==> flow/design.v <==
module Core (clk, addr_to_sram, read_data_sram, write_data, write_enable, sram_req, rom_req, addr_rom, read_data_rom, sram_op_done, clr, reg_write_enable, reg_read_index_1, reg_read_index_2, reg_write_index, reg_write_data, reg_read_data_1, reg_read_data_2);
	input clk, clr, sram_op_done;  
	output reg[18:0] addr_to_sram;
	output reg[17:0] addr_rom;  
	input[7:0] read_data_sram, read_data_rom;  
	output reg write_enable, sram_req, rom_req;  
	output reg[7:0] write_data;  
	output reg reg_write_enable;
	output reg[3:0] reg_read_index_1, reg_read_index_2, reg_write_index;
	output reg[18:0] reg_write_data;
	input[18:0] reg_read_data_1, reg_read_data_2;
	parameter ADD = 5'b00000;
	parameter SUB = 5'b00001;
	parameter CMP = 5'b00010;
	parameter AND = 5'b00011;
	parameter OR = 5'b00100;
	parameter XOR = 5'b00101;
	parameter MOV = 5'b00110;
	parameter BLT = 5'b00111;
	parameter BLTE = 5'b01000;
	parameter LOAD = 5'b01001;
	parameter STORE = 5'b01010;
	parameter JR = 5'b01011;
	parameter BE = 5'b01100;
	parameter BNE = 5'b01101;
	parameter SHIFTLI = 5'b01110;
	parameter SHIFTRI = 5'b01111;
	parameter INC = 5'b11111;
	parameter ADDI = 5'b10000;
	parameter SUBI = 5'b10001;
	parameter CMPI = 5'b10010;
	parameter ANDI = 5'b10011;
	parameter ORI = 5'b10100;
	parameter XORI = 5'b10101;
	parameter MOVI = 5'b10110;
	parameter LOADI = 5'b10111;
	parameter STOREI = 5'b11000;
	parameter JA = 5'b11001;
	parameter BEI = 5'b11010;
	parameter BNEI = 5'b11011;
	parameter BLTI = 5'b11100;
	parameter BLTEI = 5'b11101;
	parameter JS = 5'b11110;	
	parameter FETCH1 = 0;
	parameter DECODE1 = 1;
	parameter FETCH2 = 2;
	parameter DECODE2 = 3;
	parameter FETCH3 = 15;
	parameter DECODE3 = 16;
	parameter FETCH4 = 17;
	parameter DECODE4 = 18;
	parameter OPERATION = 4;
	parameter BRANCH = 5;
	parameter LOADSTATE = 6;
	parameter STORESTATE = 7;
	parameter I_OPERATION = 8;
	parameter I_BRANCH = 9;
	parameter I_LOAD = 10;
	parameter I_STORE = 11;
	parameter I_STORE2 = 19;
	parameter LOADSTATE2 = 12;
	parameter I_LOAD2 = 13;
	parameter STORESTATE2 = 14;
	reg[4:0] state; 
	reg[17:0] PC; 
	reg neg_flag; 
	reg zero_flag; 
	reg[4:0] OPCODE; 
	reg[19:0] immd; 
	reg load_sram; 
	always @ (*) begin
		addr_rom = 19'd0;
		sram_req = 1'b0;
		write_enable = 0;
		reg_write_data = 0;
		write_data = 0;
		reg_write_enable = 0;
		rom_req = 0;
		addr_to_sram = 0;
			if(state == FETCH1) begin
				rom_req = 1'b1;
				addr_rom = PC;
			end
			else if(state == DECODE1) begin
			end
			else if(state == FETCH2) begin
				rom_req = 1;
				addr_rom = PC;
			end
			else if(state == DECODE2) begin
			end
			if(state == FETCH3) begin
				rom_req = 1;
				addr_rom = PC;
			end
			else if(state == DECODE3) begin
			end
			else if(state == FETCH4) begin
				rom_req = 1;
				addr_rom = PC;
			end
			else if(state == DECODE4) begin
			end
			else if(state == OPERATION) begin
				reg_write_enable = 1'b1;
				case(OPCODE)
					ADD: begin
							reg_write_data = reg_read_data_1 + reg_read_data_2;
					end
					SUB: begin
							reg_write_data = reg_read_data_1 - reg_read_data_2;
					end
					CMP: begin
							reg_write_data = reg_read_data_1 - reg_read_data_2;
					end
					AND: begin
							reg_write_data = reg_read_data_1 & reg_read_data_2;
					end
					OR: begin
							reg_write_data = reg_read_data_1 | reg_read_data_2;
					end
					XOR: begin
							reg_write_data = reg_read_data_1 ^ reg_read_data_2;
					end
					MOV: begin
							reg_write_data = reg_read_data_2;
					end
					SHIFTLI: begin
							reg_write_data = reg_read_data_1 << reg_read_index_2;
					end
					SHIFTRI: begin
							reg_write_data = reg_read_data_1 >> reg_read_index_2;
					end
					INC: begin
							reg_write_data = reg_read_data_1 + 1'b1;
					end
				endcase
				if(OPCODE == CMP) begin
					reg_write_enable = 1'b0;
				end
			end
			else if(state == I_BRANCH) begin
				if(OPCODE == JS) begin
						reg_write_data = PC;  
						reg_write_enable = 1;
				end
			end
			else if(state == LOADSTATE) begin
				if(reg_read_data_2 <= 20'hF)
					sram_req = 1'b1;
				else
					rom_req = 1;
				addr_to_sram = {reg_read_data_2};  
				addr_rom = {reg_read_data_2};
			end
			else if(state == LOADSTATE2) begin
				reg_write_data = load_sram ? read_data_sram : read_data_rom;  
				reg_write_enable = 1;
			end
			else if(state == I_LOAD) begin
				if(immd <= 20'hF)
					sram_req = 1'b1;
				else
					rom_req = 1;
				addr_to_sram = {immd};
				addr_rom = {immd};
			end
			else if(state == I_LOAD2) begin
				reg_write_data = load_sram ? read_data_sram : read_data_rom;  
				reg_write_enable = 1;
			end
			else if(state == STORESTATE) begin
				sram_req = 1'b1;
				write_enable = 1;
				addr_to_sram = {reg_read_data_2};
				write_data = reg_read_data_1[7:0];
			end 
			else if(state == I_STORE) begin
				sram_req = 1'b1;
				addr_to_sram = {immd};
				write_data = reg_read_data_1[7:0];
				write_enable = 1;
			end
			else if(state == I_OPERATION) begin
				reg_write_enable = 1'b1;
				case(OPCODE)
					ADDI: begin
							reg_write_data = reg_read_data_1 + immd;
					end
					SUBI:begin
							reg_write_data = reg_read_data_1 - immd;
					end
					CMPI: begin
							reg_write_data = reg_read_data_1 - immd;
					end
					ANDI: begin
							reg_write_data = reg_read_data_1 & immd;
					end
					ORI: begin
							reg_write_data = reg_read_data_1 | immd;
					end
					XORI: begin
							reg_write_data = reg_read_data_1 ^ immd;
					end
					MOVI: begin
							reg_write_data = immd;
					end
				endcase
				if(OPCODE == CMPI) begin
					reg_write_enable = 1'b0;
				end
			end
	end
	always @ (posedge clk or negedge clr) begin
			if(~clr) begin
				state <= FETCH1;
				PC <= 0;
			end
			else if(state == FETCH1) begin
				state <= DECODE1;
				PC <= PC + 1'b1;
			end
			else if(state == DECODE1) begin
				OPCODE <= read_data_rom[7:3];
				state <= FETCH2;
			end
			else if(state == FETCH2) begin
				state <= DECODE2;
				PC <= PC + 1'b1;
			end
			else if(state == DECODE2) begin
					reg_read_index_1 <= read_data_rom[7:4];	
					reg_read_index_2 <= read_data_rom[3:0];
					reg_write_index <= read_data_rom[7:4];
					immd[19:16] <= read_data_rom[3:0];
					if(OPCODE == INC || OPCODE <= MOV || OPCODE == SHIFTLI || OPCODE == SHIFTRI) begin
						state <= OPERATION;
					end
					else if(OPCODE[4] == 1'b1) begin
						state <= FETCH3;
					end
					else if(OPCODE == LOAD) begin
						state <= LOADSTATE;
					end
					else if(OPCODE == STORE) begin
						state <= STORESTATE;
					end
					else begin
						state <= BRANCH;
					end
			end
			else if(state == FETCH3) begin
				state <= DECODE3;
				PC <= PC + 1'b1;
			end
			else if(state == DECODE3) begin
				state <= FETCH4;
				immd[15:8] <= read_data_rom;
			end
			else if(state == FETCH4) begin
				state <= DECODE4;
				PC <= PC + 1'b1;
			end
			else if(state == DECODE4) begin
				immd[7:0] <= read_data_rom;
				if(OPCODE <= MOVI) 
					state <= I_OPERATION;
				else if(OPCODE == LOADI)
					state <= I_LOAD;
				else if(OPCODE == STOREI)
					state <= I_STORE;
				else begin
					if(OPCODE == JS) 
						reg_write_index <= 4'd3;
					state <= I_BRANCH;
				end
			end
			else if(state == OPERATION || state == I_OPERATION) begin
				if(reg_write_data == 0) begin
					zero_flag <= 1; 
				end
				else begin
					zero_flag <= 0;
				end
				if(reg_write_data[18] == 1'b1) begin
					neg_flag <= 1;
				end
				else begin
					neg_flag <= 0;
				end
				state <= FETCH1;
			end
			else if(state == BRANCH) begin
				case(OPCODE)
					BLT: begin
						if(neg_flag) 
							PC <= reg_read_data_1;
					end
					BLTE: begin
						if(neg_flag || zero_flag) 
							PC <= reg_read_data_1;
					end
					JR: begin
						PC <= reg_read_data_1;
					end
					BE: begin
						if(zero_flag)
							PC <= reg_read_data_1;
					end
					BNE: begin
						if(!zero_flag) 
							PC <= reg_read_data_1;
					end
				endcase
				state <= FETCH1;
			end 
			else if(state == I_BRANCH) begin
				case(OPCODE)
					BLTI: begin
						if(neg_flag) 
							PC <= immd;
					end
					BLTEI: begin
						if(neg_flag || zero_flag) 
							PC <= immd;
					end
					JA: begin
						PC <= immd;
					end
					JS: begin
						PC <= immd;
					end
					BEI: begin
						if(zero_flag)
							PC <= immd;
					end
					BNEI: begin
						if(!zero_flag) 
							PC <= immd;
					end
				endcase
				state <= FETCH1;
			end
			else if(state == STORESTATE) begin
				state <= STORESTATE2;
			end
			else if(state == STORESTATE2) begin
				if(sram_op_done)
					state <= FETCH1;
				else
					state <= STORESTATE;
			end
			else if(state == I_STORE) begin
				state <= I_STORE2;
			end
			else if(state == I_STORE2) begin
				if(sram_op_done)
					state <= FETCH1;
				else
					state <= I_STORE;
			end
			else if(state == LOADSTATE) begin
				if(reg_read_data_2 <= 20'hF)
					load_sram <= 1'b1;
				else 
					load_sram <= 1'b0;
				state <= LOADSTATE2;
			end
			else if(state == LOADSTATE2) begin
				if((sram_op_done && load_sram) || ~load_sram)
					state <= FETCH1;
				else 
					state <= LOADSTATE;
			end
			else if(state == I_LOAD) begin
				if(immd <= 20'hF)
					load_sram <= 1'b1;
				else
					load_sram <= 1'b0;
				state <= I_LOAD2;
			end
			else if(state == I_LOAD2) begin
				if((sram_op_done && load_sram) || ~load_sram)
					state <= FETCH1;
				else
					state <= I_LOAD;
			end
	end
endmodule
module Register_File (clk,
					  we,
					  read_index_1,
					  read_index_2,
					  write_index,
					  write_data,
					  read_data_1,
					  read_data_2);
	input clk, we;
	input[3:0] read_index_1, read_index_2, write_index;
	input[18:0] write_data;
	output reg[18:0] read_data_1, read_data_2;
	reg [15:0] sp;
	reg [15:0] fp;
	reg [18:0] ra;
	reg [18:0] a0;
	reg [18:0] a1;
	reg [15:0] m0;
	reg [15:0] m1;
	reg [15:0] rv;
	reg [15:0] v0;
	reg [15:0] v1;
	reg [15:0] p0;
	reg [15:0] p1;
	reg [15:0] p2;
	reg [15:0] p3;
	reg [15:0] p4;
	always@(*) 
	begin
		case(read_index_1)
			0: read_data_1 = 0;
			1: read_data_1 = sp;
			2: read_data_1 = fp;
			3: read_data_1 = ra;
			4: read_data_1 = a0;
			5: read_data_1 = a1;
			6: read_data_1 = m0;
			7: read_data_1 = m1;
			8: read_data_1 = rv;
			9: read_data_1 = v0;
			10: read_data_1 = v1;
			11: read_data_1 = p0;
			12: read_data_1 = p1;
			13: read_data_1 = p2;
			14: read_data_1 = p3;
			15: read_data_1 = p4;
		endcase
	end
	always@(*) 
	begin
		case(read_index_2)
			0: read_data_2 = 0;
			1: read_data_2 = sp;
			2: read_data_2 = fp;
			3: read_data_2 = ra;
			4: read_data_2 = a0;
			5: read_data_2 = a1;
			6: read_data_2 = m0;
			7: read_data_2 = m1;
			8: read_data_2 = rv;
			9: read_data_2 = v0;
			10: read_data_2 = v1;
			11: read_data_2 = p0;
			12: read_data_2 = p1;
			13: read_data_2 = p2;
			14: read_data_2 = p3;
			15: read_data_2 = p4;
		endcase
	end
	always@(posedge clk)begin
		if(we) begin
			case(write_index)
				1: sp <= write_data;
				2: fp <= write_data;
				3: ra <= write_data;
				4: a0 <= write_data;
				5: a1 <= write_data;
				6: m0 <= write_data;
				7: m1 <= write_data;
				8: rv <= write_data;
				9: v0 <= write_data;
				10: v1 <= write_data;
				11: p0 <= write_data;
				12: p1 <= write_data;
				13: p2 <= write_data;
				14: p3 <= write_data;
				15: p4 <= write_data;
		endcase
	end
	end
endmodule
module core_top (
	input clk,
	input clr,
	output rom_req,
	output [17:0] rom_addr,
	input [7:0] rom_data,
	output sram_req,
	output sram_we,
	output [18:0] sram_addr,
	output [7:0] sram_wdata,
	input [7:0] sram_rdata,
	input sram_done
	);
	wire reg_write_enable;
	wire[3:0] reg_read_index_1, reg_read_index_2, reg_write_index;
	wire[18:0] reg_write_data, reg_read_data_1, reg_read_data_2;
	Core _Core(.clk(clk),
			   .addr_to_sram(sram_addr),
			   .read_data_sram(sram_rdata),
			   .write_data(sram_wdata),
			   .write_enable(sram_we),
			   .sram_req(sram_req),
			   .rom_req(rom_req),
			   .addr_rom(rom_addr),
			   .read_data_rom(rom_data),
			   .sram_op_done(sram_done),
			   .clr(clr),
			   .reg_write_enable(reg_write_enable),
			   .reg_read_index_1(reg_read_index_1),
			   .reg_read_index_2(reg_read_index_2),
			   .reg_write_index(reg_write_index),
			   .reg_write_data(reg_write_data),
			   .reg_read_data_1(reg_read_data_1),
			   .reg_read_data_2(reg_read_data_2));
	Register_File _RegisterFile(.clk(clk),
							    .we(reg_write_enable),
							    .read_index_1(reg_read_index_1),
							    .read_index_2(reg_read_index_2),
							    .write_index(reg_write_index),
							    .write_data(reg_write_data),
							    .read_data_1(reg_read_data_1),
							    .read_data_2(reg_read_data_2));
endmodule
# Tool chain data of core_top
# What the tools print for core_top, step after step.
# Lines are those of the file above, counted from 1.
# The mark n/a stands for no value.
# inputs
design,core_top
clock,clk
cell_library,sky130hd
pvt_corner,tt_025C_1v80

# Word level
# Source: Yosys, flattened and elaborated, memories not mapped. Widths are those after wreduce. Registers that Yosys merges into a memory's read port (data or address) are not register bits. Print and check cells do not count. Equal cells are merged and count once.
# bits
regBits,308
input_bits,19
word_cells,393
# op_classes
n_addsub,6
compare,4
n_eq,116
shifts,2
mux,173
logic,22
reduce_logical,44
# op_table
operator,count
case mux 19 bit (select 16 bit),2
two-way mux 18 bit,32
two-way mux 19 bit,25
case mux 18 bit (select 5 bit),2
case mux 19 bit (select 9 bit),1
two-way mux 5 bit,24
case mux 19 bit (select 6 bit),1
two-way mux 8 bit,13
equality test 5 bit (second input constant),20
equality test 4 bit (second input constant),24
equality test 5 x 4 -> 1 bit (second input constant),16
two-way mux 1 bit,58
equality test 4 x 3 -> 1 bit (second input constant),12
two-way mux 4 bit,11
equality test 5 x 3 -> 1 bit (second input constant),8
adder 19 bit,2
subtractor 19 bit,2
AND 19 bit,2
OR 19 bit,2
XOR 19 bit,2
AND reduction 2 bit,15
equality test 4 x 2 -> 1 bit (second input constant),6
!= test 7 x 1 -> 1 bit (second input constant),3
<= comparator 20 x 4 -> 1 bit (second input constant),1
equality test 5 x 2 -> 1 bit (second input constant),4
adder 19 x 1 -> 19 bit (second input constant),1
<= comparator 19 x 4 -> 1 bit (second input constant),1
<< shifter 19 x 4 -> 19 bit,1
# Not listed: further kinds 37, cells in them 76.

# Depth
# Yosys ltp: most cells in a row. Word level: on the elaborated netlist, between registers, memories and ports. Mapped: between sequential cells and ports; inverters and the memories' decode and read muxes count.
# logic_depth
depth_word,22
ABC_AREA,0
depth_mapped,29
ltp_nobuf,25

# After synthesis
# The flow's flattened synthesis, as Yosys stat reports it; memories are mapped. The netlist is that of the ABC_AREA named above (0 if unset); the other value can give another one.
# synth_totals
stdcells,2659
area_um2,24748.7
ffs,323
n_buf,213
# types
cell_type,count,area_total_um2
sky130_fd_sc_hd__edfxtp_1,285,8.56E+03
sky130_fd_sc_hd__ha_1,117,1.46E+03
sky130_fd_sc_hd__a21oi_1,209,1.05E+03
sky130_fd_sc_hd__dfrtp_1,37,925.888
sky130_fd_sc_hd__o21ai_0,170,850.816
sky130_fd_sc_hd__mux2i_1,80,800.768
sky130_fd_sc_hd__nand2_1,198,743.213
sky130_fd_sc_hd__nor2_1,185,694.416
sky130_fd_sc_hd__clkbuf_1,133,499.229
sky130_fd_sc_hd__xnor2_1,51,446.678
sky130_fd_sc_hd__nand3_1,89,445.427
sky130_fd_sc_hd__a221oi_1,50,437.92
sky130_fd_sc_hd__a22oi_1,58,435.418
sky130_fd_sc_hd__mux2_2,31,349.085
sky130_fd_sc_hd__inv_1,89,334.07
sky130_fd_sc_hd__nand3b_1,40,300.288
sky130_fd_sc_hd__a31oi_1,46,287.776
sky130_fd_sc_hd__a22o_1,31,271.51
# Not listed: further types 78, cells in them 760.
# By module: a second synthesis without flattening, with its own total; a netlist apart from the flattened one above.
# unflattened
cells_unflattened,2515
hier_area_um2,24188.2
# Each row is one instance without its submodules.
# by_module
mod,instances,cells,mod_area_um2
Core,1,1640,12346.8
Register_File,1,875,11841.4
core_top,1,0,0.0

# Worst setup path after synthesis
# Path of least setup slack by OpenSTA after synthesis, without wires, with an ideal clock, recovery checks aside; 20% of the period is set as input and as output delay. Where synthesis merged equal registers, the netlist keeps one of their names.
# synth_path
path_type,reg2reg
startpoint,register (name not given)
endpoint,register _Core.zero_flag
clock_period_ns,9.0
t_first_pin_ns,0.000
arrival_ns,6.709
t_required_ns,8.830
path_slack_ns,2.120
delay_ns,6.879
driving_pins,28
path_buffers,5
period_less_setup_slack_ns,6.88
# "delay_ns" is the arrival time less input delay plus setup time.
# "driving_pins" counts driving pins, that of a launching flip-flop among them; a cell with two outputs on the path counts twice.
# "period_less_setup_slack_ns" = period - worst setup slack (recovery checks aside). The figure is calculated, with input and output delays left at 20% of the set period.
# synth_via
cell_sequence,sky130_fd_sc_hd__edfxtp_1 -> sky130_fd_sc_hd__buf_2 -> sky130_fd_sc_hd__buf_2 -> sky130_fd_sc_hd__buf_2 -> sky130_fd_sc_hd__buf_2 -> sky130_fd_sc_hd__buf_2 -> sky130_fd_sc_hd__mux2_2 -> sky130_fd_sc_hd__a32o_1 -> sky130_fd_sc_hd__a221oi_1 -> sky130_fd_sc_hd__o221ai_1 -> sky130_fd_sc_hd__or3_1 -> sky130_fd_sc_hd__nor2_1 -> sky130_fd_sc_hd__and4_1 -> sky130_fd_sc_hd__nor2_1 -> sky130_fd_sc_hd__xnor2_1 -> sky130_fd_sc_hd__nor2_1 -> sky130_fd_sc_hd__ha_1 -> sky130_fd_sc_hd__and3_1 -> sky130_fd_sc_hd__o21a_1 -> sky130_fd_sc_hd__a2111oi_0 -> sky130_fd_sc_hd__o31ai_1 -> sky130_fd_sc_hd__xor2_1 -> sky130_fd_sc_hd__a221oi_1 -> sky130_fd_sc_hd__a21oi_2 -> sky130_fd_sc_hd__or4_1 -> sky130_fd_sc_hd__or4_1 -> sky130_fd_sc_hd__or4_1 -> sky130_fd_sc_hd__nor4_2
# synth_lines
element,line,rtl
"end, assigned",280,zero_flag <= 1;
"end, assigned",283,zero_flag <= 0;
"end, declared",67,reg zero_flag;
# Chain of elaborated cells between the ends: none given.

# Timing after layout
# From the final timing report of job 1: the path of least setup slack in the routed layout; clock arrival at registers is part of the times.
# layout_path
path_type,reg2reg
startpoint,register _Core.reg_read_index_2[3]
endpoint,register _Core.zero_flag
clock_period_ns,8.57
t_first_pin_ns,0.57
arrival_ns,8.50
t_required_ns,8.98
path_slack_ns,0.47
driving_pins,22
path_buffers,1
# Between the ends stands the longest chain of elaborated cells between them, by number of cells; it is not shown to be the way that was timed. Of several equally long chains one is given.
# Each line given opens the expression or statement behind the cell; cells for indexed reads and writes are added by Yosys, which also makes memories of some case tables.
# layout_via
cell_sequence,sky130_fd_sc_hd__edfxtp_1 -> sky130_fd_sc_hd__buf_4 -> sky130_fd_sc_hd__nor2b_1 -> sky130_fd_sc_hd__a22o_1 -> sky130_fd_sc_hd__mux2_2 -> sky130_fd_sc_hd__a211oi_2 -> sky130_fd_sc_hd__nand3_1 -> sky130_fd_sc_hd__o31ai_1 -> sky130_fd_sc_hd__xnor2_1 -> sky130_fd_sc_hd__nor2_1 -> sky130_fd_sc_hd__ha_1 -> sky130_fd_sc_hd__and3_1 -> sky130_fd_sc_hd__o21a_1 -> sky130_fd_sc_hd__a2111oi_0 -> sky130_fd_sc_hd__o31ai_1 -> sky130_fd_sc_hd__xor2_1 -> sky130_fd_sc_hd__a221oi_1 -> sky130_fd_sc_hd__a21oi_2 -> sky130_fd_sc_hd__or4_1 -> sky130_fd_sc_hd__or4_1 -> sky130_fd_sc_hd__or4_1 -> sky130_fd_sc_hd__nor4_2
elab_chain_len,11
# layout_lines
element,line,rtl
"start, declared",9,"output reg[3:0] reg_read_index_1, reg_read_index_2, reg_write_index;"
"start, assigned",233,reg_read_index_2 <= read_data_rom[3:0];
equality test 4 bit,440,case(read_index_2)
case mux 19 bit (select 16 bit),440,
subtractor 19 bit,111,reg_write_data = reg_read_data_1 - reg_read_data_2;
case mux 19 bit (select 9 bit),106,case(OPCODE)
two-way mux 19 bit,104,else if(state == OPERATION) begin
two-way mux 19 bit,102,else if(state == DECODE4) begin
two-way mux 19 bit,98,else if(state == FETCH4) begin
two-way mux 19 bit,96,else if(state == DECODE3) begin
two-way mux 19 bit,92,if(state == FETCH3) begin
zero test 19 bit,279,if(reg_write_data == 0) begin
two-way mux 1 bit,279,
"end, assigned",280,zero_flag <= 1;
"end, assigned",283,zero_flag <= 0;
"end, declared",67,reg zero_flag;

# Stored flow runs of core_top (3 of them; Yosys, OpenROAD, sky130hd). They differ in their settings and are not a sequence. Constraints: input delay and output delay 20% of the set period each, output load 0.01 pF.
# By "achieved_period_ns" is meant the clock period of the run minus its worst setup slack. This is arithmetic on one report: input and output delays are still those of the set period (20% each).
# "worst_path_allowed_less_slack_ns": the worst setup path's part of the clock period (all of it between registers, 20% less for each end at a port) less its slack. A launch clock that arrives late makes it longer, a capture clock that arrives late makes it shorter.
# "design_power_mw": no workload was simulated; the value follows from the tool's default switching activity.
# Settings: . = not set for that run.
# Results: . = not shown.
run name,CORE_UTILIZATION,PLACE_DENSITY,period_ns,CAP_MARGIN,CORE_MARGIN,SLEW_MARGIN,ABC_AREA,CORE_ASPECT_RATIO,CTS_CLUSTER_SIZE,GPL_TIMING_DRIVEN,HOLD_SLACK_MARGIN,MIN_ROUTING_LAYER,PLACE_DENSITY_LB_ADDON,SETUP_SLACK_MARGIN,TNS_END_PERCENT,final_setup_ws_ns,achieved_period_ns,finalUtil_pct,worst_path_allowed_less_slack_ns,worstPathKind,final_die_area_um2,ys_area_um2,design_power_mw,cell_area_final_um2
job 1,40,0.6,8.57,20,2,20,.,.,.,.,.,.,.,.,.,0.473,8.097,45.7,8.10,reg2reg,63877.5,24748.7,4.896,28085.7
job 2,45,.,15.2,20,8,0,1,0.53,59,0,0.15,met2,0.03,4.15,30,.,.,.,.,.,.,.,.,.
job 3,40,0.75,15.2,20,2,5,1,0.53,.,0,0.15,met2,.,.,.,.,.,.,.,.,.,.,.,.
# Job 2: no final report: routing broke off with GRT-0116
# Job 3: no final report: routing broke off with GRT-0116
